==> flow/design.v <==
module ahb_slave_controller (
    input  wire        HCLK,         
    input  wire        HRESETn,      
    input  wire        HWRITE,       
    input  wire [1:0]  HTRANS,       
    input  wire        HSEL,         
    input  logic [31:0] HADDR,       
    input  logic [2:0]  HSIZE,       
    input  logic [2:0]  HBURST,      
    input  logic [3:0]  HPROT,       
    input  logic        HMASTLOCK,   
    input  logic [3:0]  HWSTRB,      
    input  logic [31:0] HWDATA,      
    output logic       HREADY,       
    output logic       HRESP,        
    output logic [31:0] HRDATA,      
    output logic [31:0] addr,        
    output logic [2:0]  size,        
    output logic [2:0]  burst,       
    output logic [3:0]  prot,        
    output logic        mastlock,    
    output logic [3:0]  strb,        
    output logic [31:0] write_data,  
    input  logic [31:0] read_data,   
    output logic        write_read,  
    output logic        transfer_valid,  
    input  logic        error_flag   
);
    logic trans_type_reg;
    logic addr_phase_valid;
    logic data_phase_valid;
    typedef enum logic [1:0] {
        IDLE = 2'b00,
        DATA_PHASE = 2'b01,
        ERROR = 2'b10
    } state_t;
    state_t state, next_state;
    assign addr_phase_valid = HSEL && (HTRANS == 2'b10 || HTRANS == 2'b11);
    assign data_phase_valid = (state == DATA_PHASE);
    always_ff @(posedge HCLK or negedge HRESETn) begin
        if (!HRESETn) begin
            trans_type_reg <= 1'b0;
            addr <= 32'b0;
            size <= 3'b0;
            burst <= 3'b0;
            prot <= 4'b0;
            mastlock <= 1'b0;
            strb <= 4'b0;
        end else begin
            if (addr_phase_valid && HREADY) begin
                trans_type_reg <= HWRITE;
                addr <= HADDR;
                size <= HSIZE;
                burst <= HBURST;
                prot <= HPROT;
                mastlock <= HMASTLOCK;
                strb <= HWSTRB;
            end
        end
    end
    assign write_data = HWDATA;
    assign HRDATA = read_data;
    always_ff @(posedge HCLK or negedge HRESETn) begin
        if (!HRESETn) begin
            state <= IDLE;
        end else begin
            state <= next_state;
        end
    end
    always_comb begin
        write_read = 1'b0;
        transfer_valid = 1'b0;
        HRESP = 1'b0;
        HREADY = 1'b1;
        next_state = state;
        case (state)
            IDLE: begin
                if (addr_phase_valid) begin
                    next_state = DATA_PHASE;
                    HREADY = 1'b1;  
                end
            end
            DATA_PHASE: begin
                write_read = trans_type_reg;  
                transfer_valid = 1'b1;        
                if (error_flag) begin
                    HRESP = 1'b1;            
                    next_state = ERROR;
                    HREADY = 1'b0;           
                end else if (addr_phase_valid) begin
                    next_state = DATA_PHASE;  
                    HREADY = 1'b1;
                end else begin
                    next_state = IDLE;       
                    HREADY = 1'b1;
                end
            end
            ERROR: begin
                HRESP = 1'b1;        
                HREADY = 1'b1;       
                if (addr_phase_valid)
                    next_state = DATA_PHASE;
                else
                    next_state = IDLE;
            end
            default: begin
                next_state = IDLE;
            end
        endcase
    end
endmodule
module ahb_slave_reg_file (
    input  logic        HCLK,         
    input  logic        HRESETn,      
    input  logic [31:0] addr,         
    input  logic [2:0]  size,         
    input  logic [2:0]  burst,        
    input  logic [3:0]  prot,         
    input  logic        mastlock,     
    input  logic [3:0]  strb,         
    input  logic [31:0] write_data,   
    output logic [31:0] read_data,    
    input  logic        write_read,      
    input  logic        transfer_valid,  
    output logic        error_flag,   
    output logic [31:0] tdr_o,        
    output logic [31:0] lcr_o,        
    output logic [31:0] ocr_o,        
    output logic [31:0] fcr_o,        
    output logic [31:0] ier_o,        
    output logic [31:0] hcr_o,        
    input  logic [31:0] rdr_i,        
    input  logic [31:0] lsr_i,        
    input  logic [31:0] iir_i         
);
    logic [31:0] addr_reg;
    logic [2:0]  size_reg;
    logic [3:0]  strb_reg;
    assign addr_reg = addr;
    assign size_reg = size;
    assign strb_reg = strb;
    typedef enum logic [11:0] {
        ADDR_TDR = 12'h000,
        ADDR_RDR = 12'h004,
        ADDR_LCR = 12'h008,
        ADDR_OCR = 12'h00C,
        ADDR_LSR = 12'h010,
        ADDR_FCR = 12'h014,
        ADDR_IER = 12'h018,
        ADDR_IIR = 12'h01C,
        ADDR_HCR = 12'h020
    } apb_addr_e;
    function automatic logic check_alignment(input logic [31:0] address, input logic [2:0] transfer_size);
        case (transfer_size)
            3'b000: check_alignment = 1'b1;                     
            3'b001: check_alignment = (address[0] == 1'b0);     
            3'b010: check_alignment = (address[1:0] == 2'b00);  
            default: check_alignment = 1'b0;                    
        endcase
    endfunction
    always_comb begin
        error_flag = 1'b0;
        if (transfer_valid) begin
            if (addr_reg[31:12] != 20'h0 || 
                (addr_reg[11:0] != ADDR_TDR && 
                 addr_reg[11:0] != ADDR_RDR && 
                 addr_reg[11:0] != ADDR_LCR && 
                 addr_reg[11:0] != ADDR_OCR && 
                 addr_reg[11:0] != ADDR_LSR && 
                 addr_reg[11:0] != ADDR_FCR && 
                 addr_reg[11:0] != ADDR_IER && 
                 addr_reg[11:0] != ADDR_IIR && 
                 addr_reg[11:0] != ADDR_HCR)) begin
                error_flag = 1'b1;
            end
            if (!check_alignment(addr_reg, size_reg)) begin
                error_flag = 1'b1;
            end
            if (size_reg > 3'b010) begin  
                error_flag = 1'b1;
            end
            if (write_read && (addr_reg[11:0] == ADDR_RDR || 
                              addr_reg[11:0] == ADDR_LSR || 
                              addr_reg[11:0] == ADDR_IIR)) begin
                error_flag = 1'b1;
            end
        end
    end
    always_ff @(posedge HCLK or negedge HRESETn) begin
        if (!HRESETn) begin
            tdr_o <= 32'b0;
            lcr_o <= 32'b0;
            ocr_o <= 32'b0;
            fcr_o <= 32'b0;
            ier_o <= 32'b0;
            hcr_o <= 32'b0;
        end else if (write_read && !error_flag && transfer_valid) begin
            unique case (addr_reg[11:0])
                ADDR_TDR: begin
                    if (strb_reg[0]) tdr_o[7:0]   <= write_data[7:0];
                    if (strb_reg[1]) tdr_o[15:8]  <= write_data[15:8];
                    if (strb_reg[2]) tdr_o[23:16] <= write_data[23:16];
                    if (strb_reg[3]) tdr_o[31:24] <= write_data[31:24];
                end
                ADDR_LCR: begin
                    if (strb_reg[0]) lcr_o[7:0]   <= write_data[7:0];
                    if (strb_reg[1]) lcr_o[15:8]  <= write_data[15:8];
                    if (strb_reg[2]) lcr_o[23:16] <= write_data[23:16];
                    if (strb_reg[3]) lcr_o[31:24] <= write_data[31:24];
                end
                ADDR_OCR: begin
                    if (strb_reg[0]) ocr_o[7:0]   <= write_data[7:0];
                    if (strb_reg[1]) ocr_o[15:8]  <= write_data[15:8];
                    if (strb_reg[2]) ocr_o[23:16] <= write_data[23:16];
                    if (strb_reg[3]) ocr_o[31:24] <= write_data[31:24];
                end
                ADDR_FCR: begin
                    if (strb_reg[0]) fcr_o[7:0]   <= write_data[7:0];
                    if (strb_reg[1]) fcr_o[15:8]  <= write_data[15:8];
                    if (strb_reg[2]) fcr_o[23:16] <= write_data[23:16];
                    if (strb_reg[3]) fcr_o[31:24] <= write_data[31:24];
                end
                ADDR_IER: begin
                    if (strb_reg[0]) ier_o[7:0]   <= write_data[7:0];
                    if (strb_reg[1]) ier_o[15:8]  <= write_data[15:8];
                    if (strb_reg[2]) ier_o[23:16] <= write_data[23:16];
                    if (strb_reg[3]) ier_o[31:24] <= write_data[31:24];
                end
                ADDR_HCR: begin
                    if (strb_reg[0]) hcr_o[7:0]   <= write_data[7:0];
                    if (strb_reg[1]) hcr_o[15:8]  <= write_data[15:8];
                    if (strb_reg[2]) hcr_o[23:16] <= write_data[23:16];
                    if (strb_reg[3]) hcr_o[31:24] <= write_data[31:24];
                end
                default: ;  
            endcase
        end
    end
    always_comb begin
        read_data = 32'b0;
        if (!write_read && !error_flag && transfer_valid) begin
            unique case (addr_reg[11:0])
                ADDR_TDR: read_data = tdr_o;
                ADDR_RDR: read_data = rdr_i;
                ADDR_LCR: read_data = lcr_o;
                ADDR_OCR: read_data = ocr_o;
                ADDR_LSR: read_data = lsr_i;
                ADDR_FCR: read_data = fcr_o;
                ADDR_IER: read_data = ier_o;
                ADDR_IIR: read_data = iir_i;
                ADDR_HCR: read_data = hcr_o;
                default: read_data = 32'b0;
            endcase
        end
    end
endmodule
module ahb_slave (
    input  wire        HCLK,         
    input  wire        HRESETn,      
    input  wire [31:0] HADDR,        
    input  wire        HWRITE,       
    input  wire [2:0]  HSIZE,        
    input  wire [2:0]  HBURST,       
    input  wire [3:0]  HPROT,        
    input  wire [1:0]  HTRANS,       
    input  wire        HMASTLOCK,    
    input  wire        HSEL,         
    input  wire [31:0] HWDATA,       
    output wire [31:0] HRDATA,       
    output wire        HREADY,       
    output wire        HRESP,        
    input  wire [3:0]  HWSTRB,       
    output wire [31:0] tdr_o,        
    output wire [31:0] lcr_o,        
    output wire [31:0] ocr_o,        
    output wire [31:0] fcr_o,        
    output wire [31:0] ier_o,        
    output wire [31:0] hcr_o,        
    input  wire [31:0] rdr_i,        
    input  wire [31:0] lsr_i,        
    input  wire [31:0] iir_i         
);
    logic        write_read;      
    logic        error_flag;      
    logic        transfer_valid;  
    logic [31:0] addr;            
    logic [2:0]  size;            
    logic [2:0]  burst;           
    logic [3:0]  prot;            
    logic        mastlock;        
    logic [3:0]  strb;            
    logic [31:0] write_data;      
    logic [31:0] read_data;       
    ahb_slave_controller u_controller (
        .HCLK(HCLK),
        .HRESETn(HRESETn),
        .HWRITE(HWRITE),
        .HTRANS(HTRANS),
        .HSEL(HSEL),
        .HADDR(HADDR),
        .HSIZE(HSIZE),
        .HBURST(HBURST),
        .HPROT(HPROT),
        .HMASTLOCK(HMASTLOCK),
        .HWSTRB(HWSTRB),
        .HWDATA(HWDATA),
        .HREADY(HREADY),
        .HRESP(HRESP),
        .HRDATA(HRDATA),
        .addr(addr),
        .size(size),
        .burst(burst),
        .prot(prot),
        .mastlock(mastlock),
        .strb(strb),
        .write_data(write_data),
        .read_data(read_data),
        .write_read(write_read),
        .transfer_valid(transfer_valid),
        .error_flag(error_flag)
    );
    ahb_slave_reg_file u_reg_file (
        .HCLK(HCLK),
        .HRESETn(HRESETn),
        .addr(addr),
        .size(size),
        .burst(burst),
        .prot(prot),
        .mastlock(mastlock),
        .strb(strb),
        .write_data(write_data),
        .read_data(read_data),
        .write_read(write_read),
        .transfer_valid(transfer_valid),
        .error_flag(error_flag),
        .tdr_o(tdr_o),
        .lcr_o(lcr_o),
        .ocr_o(ocr_o),
        .fcr_o(fcr_o),
        .ier_o(ier_o),
        .hcr_o(hcr_o),
        .rdr_i(rdr_i),
        .lsr_i(lsr_i),
        .iir_i(iir_i)
    );
endmodule
# Reports on ahb_slave
# The steps from the RTL of ahb_slave to its reports follow in flow order.
# Lines are those of the file above, counted from 1.
# The mark - stands for no value.
[setup]
design = "ahb_slave"
clock_port = "HCLK"
lib = "sky130hd"
corner = "tt_025C_1v80"

# After elaboration
# Counts by Yosys on the flattened word-level netlist (proc, flatten, opt, wreduce; memories kept). Register bits leave out memories and registers merged into their read ports (data or address). Print and check cells are left out. Cells with the same type and inputs are merged into one.
[word_totals]
register_bits = 234
latch_bits = 0
mem_bits_rw = 0
romBits = 0
clocked_rd_ports_x_width = 0
memories = 0
input_bits = 181
output_inout_bits = 226
word_cells = 124
[op_classes]
add_sub_neg = 0
multipliers = 0
div_mod_pow = 0
cmp = 1
equal = 23
n_shift = 0
n_mux = 19
bitwise = 1
reduce_and_logical = 51
[op_table]
columns = ["cell", "n"]
rows = [
  ["32-bit case mux with 9-bit select", 1],
  ["3-bit AND reduction", 24],
  ["12-bit by 5-bit == test with 1-bit output (second input constant)", 4],
  ["12-bit by 5-bit != test with 1-bit output (second input constant)", 4],
  ["32-bit 2-to-1 mux", 1],
  ["12-bit by 4-bit == test with 1-bit output (second input constant)", 2],
  ["12-bit by 4-bit != test with 1-bit output (second input constant)", 2],
  ["20-bit nonzero test", 1],
  ["1-bit logical AND", 15],
  ["12-bit by 3-bit == test with 1-bit output (second input constant)", 1],
  ["12-bit by 3-bit != test with 1-bit output (second input constant)", 1],
  ["12-bit by 6-bit == test with 1-bit output (second input constant)", 1],
  ["12-bit by 6-bit != test with 1-bit output (second input constant)", 1],
  ["12-bit zero test", 1],
  ["12-bit nonzero test", 1],
  ["1-bit 2-to-1 mux", 12],
  ["2-bit == test (second input constant)", 3],
  ["2-bit case mux with 3-bit select", 1],
  ["1-bit logical OR", 4],
  ["2-bit zero test", 2],
  ["2-bit 2-to-1 mux", 2],
  ["3-bit by 1-bit == test with 1-bit output (second input constant)", 1],
  ["3-bit by 2-bit greater-than comparator with 1-bit output (second input constant)", 1],
  ["3-bit by 2-bit == test with 1-bit output (second input constant)", 1],
  ["3-bit zero test", 1],
  ["1-bit case mux with 3-bit select", 1],
  ["1-bit zero test", 2],
  ["2-bit by 1-bit == test with 1-bit output (second input constant)", 1],
]
# Not listed: further kinds 3, cells in them 3.

# Depth
# Yosys ltp: most cells in a row. Word level: on the elaborated netlist, between registers, memories and ports. Mapped: between sequential cells and ports; inverters and the memories' decode and read muxes count.
[depth]
depth_word = 19
abc_area = 0
ltp_mapped = 9
mapped_depth_nobuf = 6

# Netlist
# The flow's flattened synthesis, as Yosys stat reports it; memories are mapped. The netlist is that of the ABC_AREA named above (0 if unset); the other value can give another one.
[mapped]
stdcells = 1054
area_um2 = 12697.2
sequential_area_um2 = 5881.9
flip_flops = 235
buf_cells = 81
[by_type]
columns = ["cell", "n", "area_total_um2"]
rows = [
  ["sky130_fd_sc_hd__dfrtp_1", 234, 5.86E+03],
  ["sky130_fd_sc_hd__mux2_2", 136, 1.53E+03],
  ["sky130_fd_sc_hd__mux2_4", 64, 960.922],
  ["sky130_fd_sc_hd__nand4_4", 20, 425.408],
  ["sky130_fd_sc_hd__a22oi_1", 45, 337.824],
  ["sky130_fd_sc_hd__nand2_1", 84, 315.302],
  ["sky130_fd_sc_hd__a21oi_1", 61, 305.293],
  ["sky130_fd_sc_hd__mux2i_1", 29, 290.278],
  ["sky130_fd_sc_hd__o311ai_0", 30, 262.752],
  ["sky130_fd_sc_hd__nor3b_1", 28, 210.202],
  ["sky130_fd_sc_hd__clkbuf_1", 50, 187.68],
  ["sky130_fd_sc_hd__a221oi_1", 20, 175.168],
  ["sky130_fd_sc_hd__a31oi_1", 23, 143.888],
  ["sky130_fd_sc_hd__nand3_1", 26, 130.125],
  ["sky130_fd_sc_hd__a222oi_1", 11, 110.106],
  ["sky130_fd_sc_hd__nand3b_1", 11, 82.579],
  ["sky130_fd_sc_hd__nor2_1", 22, 82.579],
  ["sky130_fd_sc_hd__a22o_1", 9, 78.826],
]
# Not listed: further types 54, cells in them 151.
# By module: a second synthesis without flattening, with its own total; a netlist apart from the flattened one above.
[unflattened]
hier_cells = 983
hier_area_um2 = 12643.4
# Each row is one instance without its submodules.
[modules]
columns = ["mod", "instances", "n_cells", "area_um2", "seq_area_um2"]
rows = [
  ["ahb_slave_reg_file", 1, 806, 10134.7, 4804.6],
  ["ahb_slave_controller", 1, 177, 2508.7, 1277.5],
  ["ahb_slave", 1, 0, 0.0, 0.0],
]

# Timing after synthesis
# Source: OpenSTA report_checks on the synthesized netlist (no wires, ideal clock, input and output delay 20% of the period each), path of least setup slack; recovery checks are left aside. Register names are those of the netlist, which keeps one name where synthesis merged equal registers.
[synth_timing]
path_kind = "register to output"
from = "register u_controller.addr[13]"
to = "output HRDATA[20]"
tclk_ns = 5.0
output_delay_ns = 1.000
t_first_pin_ns = 0.000
t_arrival_ns = 2.427
t_required_ns = 4.000
setup_slack_ns = 1.573
delay_ns = 2.427
stages = 9
n_path_buf = 3
period_less_setup_slack_ns = 3.427
# "delay_ns" = arrival - input delay + setup time.
# At an output port there is no setup time.
# "stages": output pins that drive a net of the path, with the launching flip-flop's if there is one; two outputs of one cell count as two.
# "period_less_setup_slack_ns" is the clock period less the worst setup slack; recovery checks do not enter. This is arithmetic on one report: input and output delays are still those of the set period (20% each).
# Between the ends stands the longest chain of elaborated cells between them, by number of cells; it is not shown to be the way that was timed. Of several equally long chains one is given.
# Each line given opens the expression or statement behind the cell; cells for indexed reads and writes are added by Yosys, which also makes memories of some case tables.
[synth_via]
path_cell_list = "sky130_fd_sc_hd__dfrtp_1 -> sky130_fd_sc_hd__or4_4 -> sky130_fd_sc_hd__a2111oi_4 -> sky130_fd_sc_hd__nand3b_2 -> sky130_fd_sc_hd__buf_6 -> sky130_fd_sc_hd__or3b_1 -> sky130_fd_sc_hd__clkbuf_2 -> sky130_fd_sc_hd__buf_6 -> sky130_fd_sc_hd__a31oi_1"
elab_chain_len = 11
cone_cells = 11
classes_between = "6 x mux; 5 x reduce/logical"
[synth_lines]
columns = ["element", "line_no", "source"]
rows = [
  ["start: declaration", 17, "output logic [31:0] addr,"],
  ["start: assignment", 43, "addr <= 32'b0;"],
  ["start: assignment", 52, "addr <= HADDR;"],
  ["20-bit nonzero test", 164, "if (addr_reg[31:12] != 20'h0 ||"],
  ["1-bit logical OR", 164, ""],
  ["1-bit 2-to-1 mux", 164, ""],
  ["1-bit 2-to-1 mux", 176, "if (!check_alignment(addr_reg, size_reg)) begin"],
  ["1-bit 2-to-1 mux", 179, "if (size_reg > 3'b010) begin"],
  ["1-bit 2-to-1 mux", 182, "if (write_read && (addr_reg[11:0] == ADDR_RDR ||"],
  ["1-bit 2-to-1 mux", 163, "if (transfer_valid) begin"],
  ["1-bit zero test", 241, "if (!write_read && !error_flag && transfer_valid) begin"],
  ["1-bit logical AND (2 in a row)", 241, ""],
  ["32-bit 2-to-1 mux", 241, ""],
  ["end: declaration", 269, "output wire [31:0] HRDATA,"],
]

# Timing after layout
# From the final timing report of entry A: the path of least setup slack in the routed layout; clock arrival at registers is part of the times.
[layout_timing]
path_kind = "register to output"
from = "register u_controller.addr[4]"
to = "output HRDATA[10]"
tclk_ns = 7.99
output_delay_ns = 1.60
t_first_pin_ns = 0.56
t_arrival_ns = 5.40
t_required_ns = 6.39
setup_slack_ns = 0.99
stages = 10
n_path_buf = 4
# Between the ends stands the longest chain of elaborated cells between them, by number of cells; it is not shown to be the way that was timed. Of several equally long chains one is given.
[layout_via]
path_cell_list = "sky130_fd_sc_hd__dfrtp_1 -> sky130_fd_sc_hd__clkbuf_1 -> sky130_fd_sc_hd__nor2b_1 -> sky130_fd_sc_hd__nand3_1 -> sky130_fd_sc_hd__buf_2 -> sky130_fd_sc_hd__nor2_1 -> sky130_fd_sc_hd__clkbuf_1 -> sky130_fd_sc_hd__a22oi_1 -> sky130_fd_sc_hd__a31oi_1 -> sky130_fd_sc_hd__clkdlybuf4s50_1"
elab_chain_len = 19
cone_cells = 40
classes_between = "16 x eq/ne; 7 x mux; 17 x reduce/logical"
[layout_lines]
columns = ["element", "line_no", "source"]
rows = [
  ["start: declaration", 17, "output logic [31:0] addr,"],
  ["start: assignment", 43, "addr <= 32'b0;"],
  ["start: assignment", 52, "addr <= HADDR;"],
  ["12-bit nonzero test", 165, "(addr_reg[11:0] != ADDR_TDR &&"],
  ["1-bit logical AND (8 in a row)", 165, ""],
  ["1-bit logical OR", 164, "if (addr_reg[31:12] != 20'h0 ||"],
  ["1-bit 2-to-1 mux", 164, ""],
  ["1-bit 2-to-1 mux", 176, "if (!check_alignment(addr_reg, size_reg)) begin"],
  ["1-bit 2-to-1 mux", 179, "if (size_reg > 3'b010) begin"],
  ["1-bit 2-to-1 mux", 182, "if (write_read && (addr_reg[11:0] == ADDR_RDR ||"],
  ["1-bit 2-to-1 mux", 163, "if (transfer_valid) begin"],
  ["1-bit zero test", 241, "if (!write_read && !error_flag && transfer_valid) begin"],
  ["1-bit logical AND (2 in a row)", 241, ""],
  ["32-bit 2-to-1 mux", 241, ""],
  ["end: declaration", 269, "output wire [31:0] HRDATA,"],
]

# ahb_slave through Yosys and OpenROAD on sky130hd: 5 stored runs, unordered, with their settings and measured results. The constraints put input and output delay at 20% of the set period each and load the outputs with 0.01 pF.
# "achievedPeriod_ns" means the clock period less the worst setup slack. The figure is calculated, with input and output delays left at 20% of the set period.
# By "timing.worst_path_ns" is meant the share of the clock period that the worst setup path is allowed (20% is reserved at inputs, 20% at outputs), minus its slack. Clock arrival times at its registers enter into it.
# "power.total_uw" rests on the timing tool's default activity at the inputs, not on a simulated workload.

[[run]]
name = "entry A"
[run.settings]
CORE_UTILIZATION = 32
GPL_TIMING_DRIVEN = 0
PLACE_DENSITY_LB_ADDON = 0.13
period_ns = 7.99
CAP_MARGIN = 20
CORE_MARGIN = 2
SLEW_MARGIN = 20
[run.results]
post_synth_area_um2 = 12697.2
dieArea_um2 = 41288.2
layout_stdcell_area_um2 = 18441.4
layout_utilization_pct = 47.4
setup_worst_slack_ns = 0.989
final_setup_tns_ns = 0.000
power.total_uw = 3412
achievedPeriod_ns = 7.001
timing.worst_path_ns = 5.40
critical_path_type = "register to output"

[[run]]
name = "entry B"
[run.settings]
ABC_AREA = 1
CELL_PAD_IN_SITES_DETAIL_PLACEMENT = 1
CORE_ASPECT_RATIO = 0.58
CORE_MARGIN = 10
CORE_UTILIZATION = 40
CTS_CLUSTER_DIAMETER = 236
CTS_CLUSTER_SIZE = 74
GPL_ROUTABILITY_DRIVEN = 0
GPL_TIMING_DRIVEN = 0
MAX_ROUTING_LAYER = "met4"
SETUP_SLACK_MARGIN = 0.05
SLEW_MARGIN = 25
period_ns = 5.45
CAP_MARGIN = 20
[run.results]
post_synth_area_um2 = 12091.6
dieArea_um2 = 37842.6
layout_stdcell_area_um2 = 16879.9
layout_utilization_pct = 56.7
setup_worst_slack_ns = 0.136
final_setup_tns_ns = 0.000
power.total_uw = 3300
achievedPeriod_ns = 5.314
timing.worst_path_ns = 4.22
critical_path_type = "register to output"

[[run]]
name = "entry C"
[run.settings]
CORE_UTILIZATION = 40
period_ns = 5.0
CAP_MARGIN = 20
CORE_MARGIN = 2
SLEW_MARGIN = 20
[run.results]
post_synth_area_um2 = 12697.2
dieArea_um2 = 33184.1
layout_stdcell_area_um2 = 18143.7
layout_utilization_pct = 57.8
setup_worst_slack_ns = 0.189
final_setup_tns_ns = 0.000
power.total_uw = 5328
achievedPeriod_ns = 4.811
timing.worst_path_ns = 3.81
critical_path_type = "register to output"

[[run]]
name = "entry D"
[run.settings]
ABC_AREA = 1
CELL_PAD_IN_SITES_DETAIL_PLACEMENT = 2
CELL_PAD_IN_SITES_GLOBAL_PLACEMENT = 2
CORE_ASPECT_RATIO = 0.58
CORE_MARGIN = 4
CORE_UTILIZATION = 44
CTS_CLUSTER_DIAMETER = 176
CTS_CLUSTER_SIZE = 53
MIN_ROUTING_LAYER = "met2"
PLACE_DENSITY_LB_ADDON = 0.27
SETUP_SLACK_MARGIN = 0.18
SLEW_MARGIN = 25
period_ns = 2.72
CAP_MARGIN = 20
[run.results]
outcome = "no results, placement failed with FLW-0024"

[[run]]
name = "entry E"
[run.settings]
ABC_AREA = 1
CELL_PAD_IN_SITES_DETAIL_PLACEMENT = 1
CORE_ASPECT_RATIO = 0.58
CORE_UTILIZATION = 40
CTS_CLUSTER_DIAMETER = 236
CTS_CLUSTER_SIZE = 74
GPL_TIMING_DRIVEN = 0
MAX_ROUTING_LAYER = "met4"
SETUP_SLACK_MARGIN = -0.27
SLEW_MARGIN = 25
period_ns = 5.45
CAP_MARGIN = 20
CORE_MARGIN = 2
[run.results]
post_synth_area_um2 = 12091.6
dieArea_um2 = 31687.4
layout_stdcell_area_um2 = 16873.7
layout_utilization_pct = 56.8
setup_worst_slack_ns = -0.170
final_setup_tns_ns = -1.305
power.total_uw = 3295
achievedPeriod_ns = 5.620
timing.worst_path_ns = 4.53
critical_path_type = "register to output"
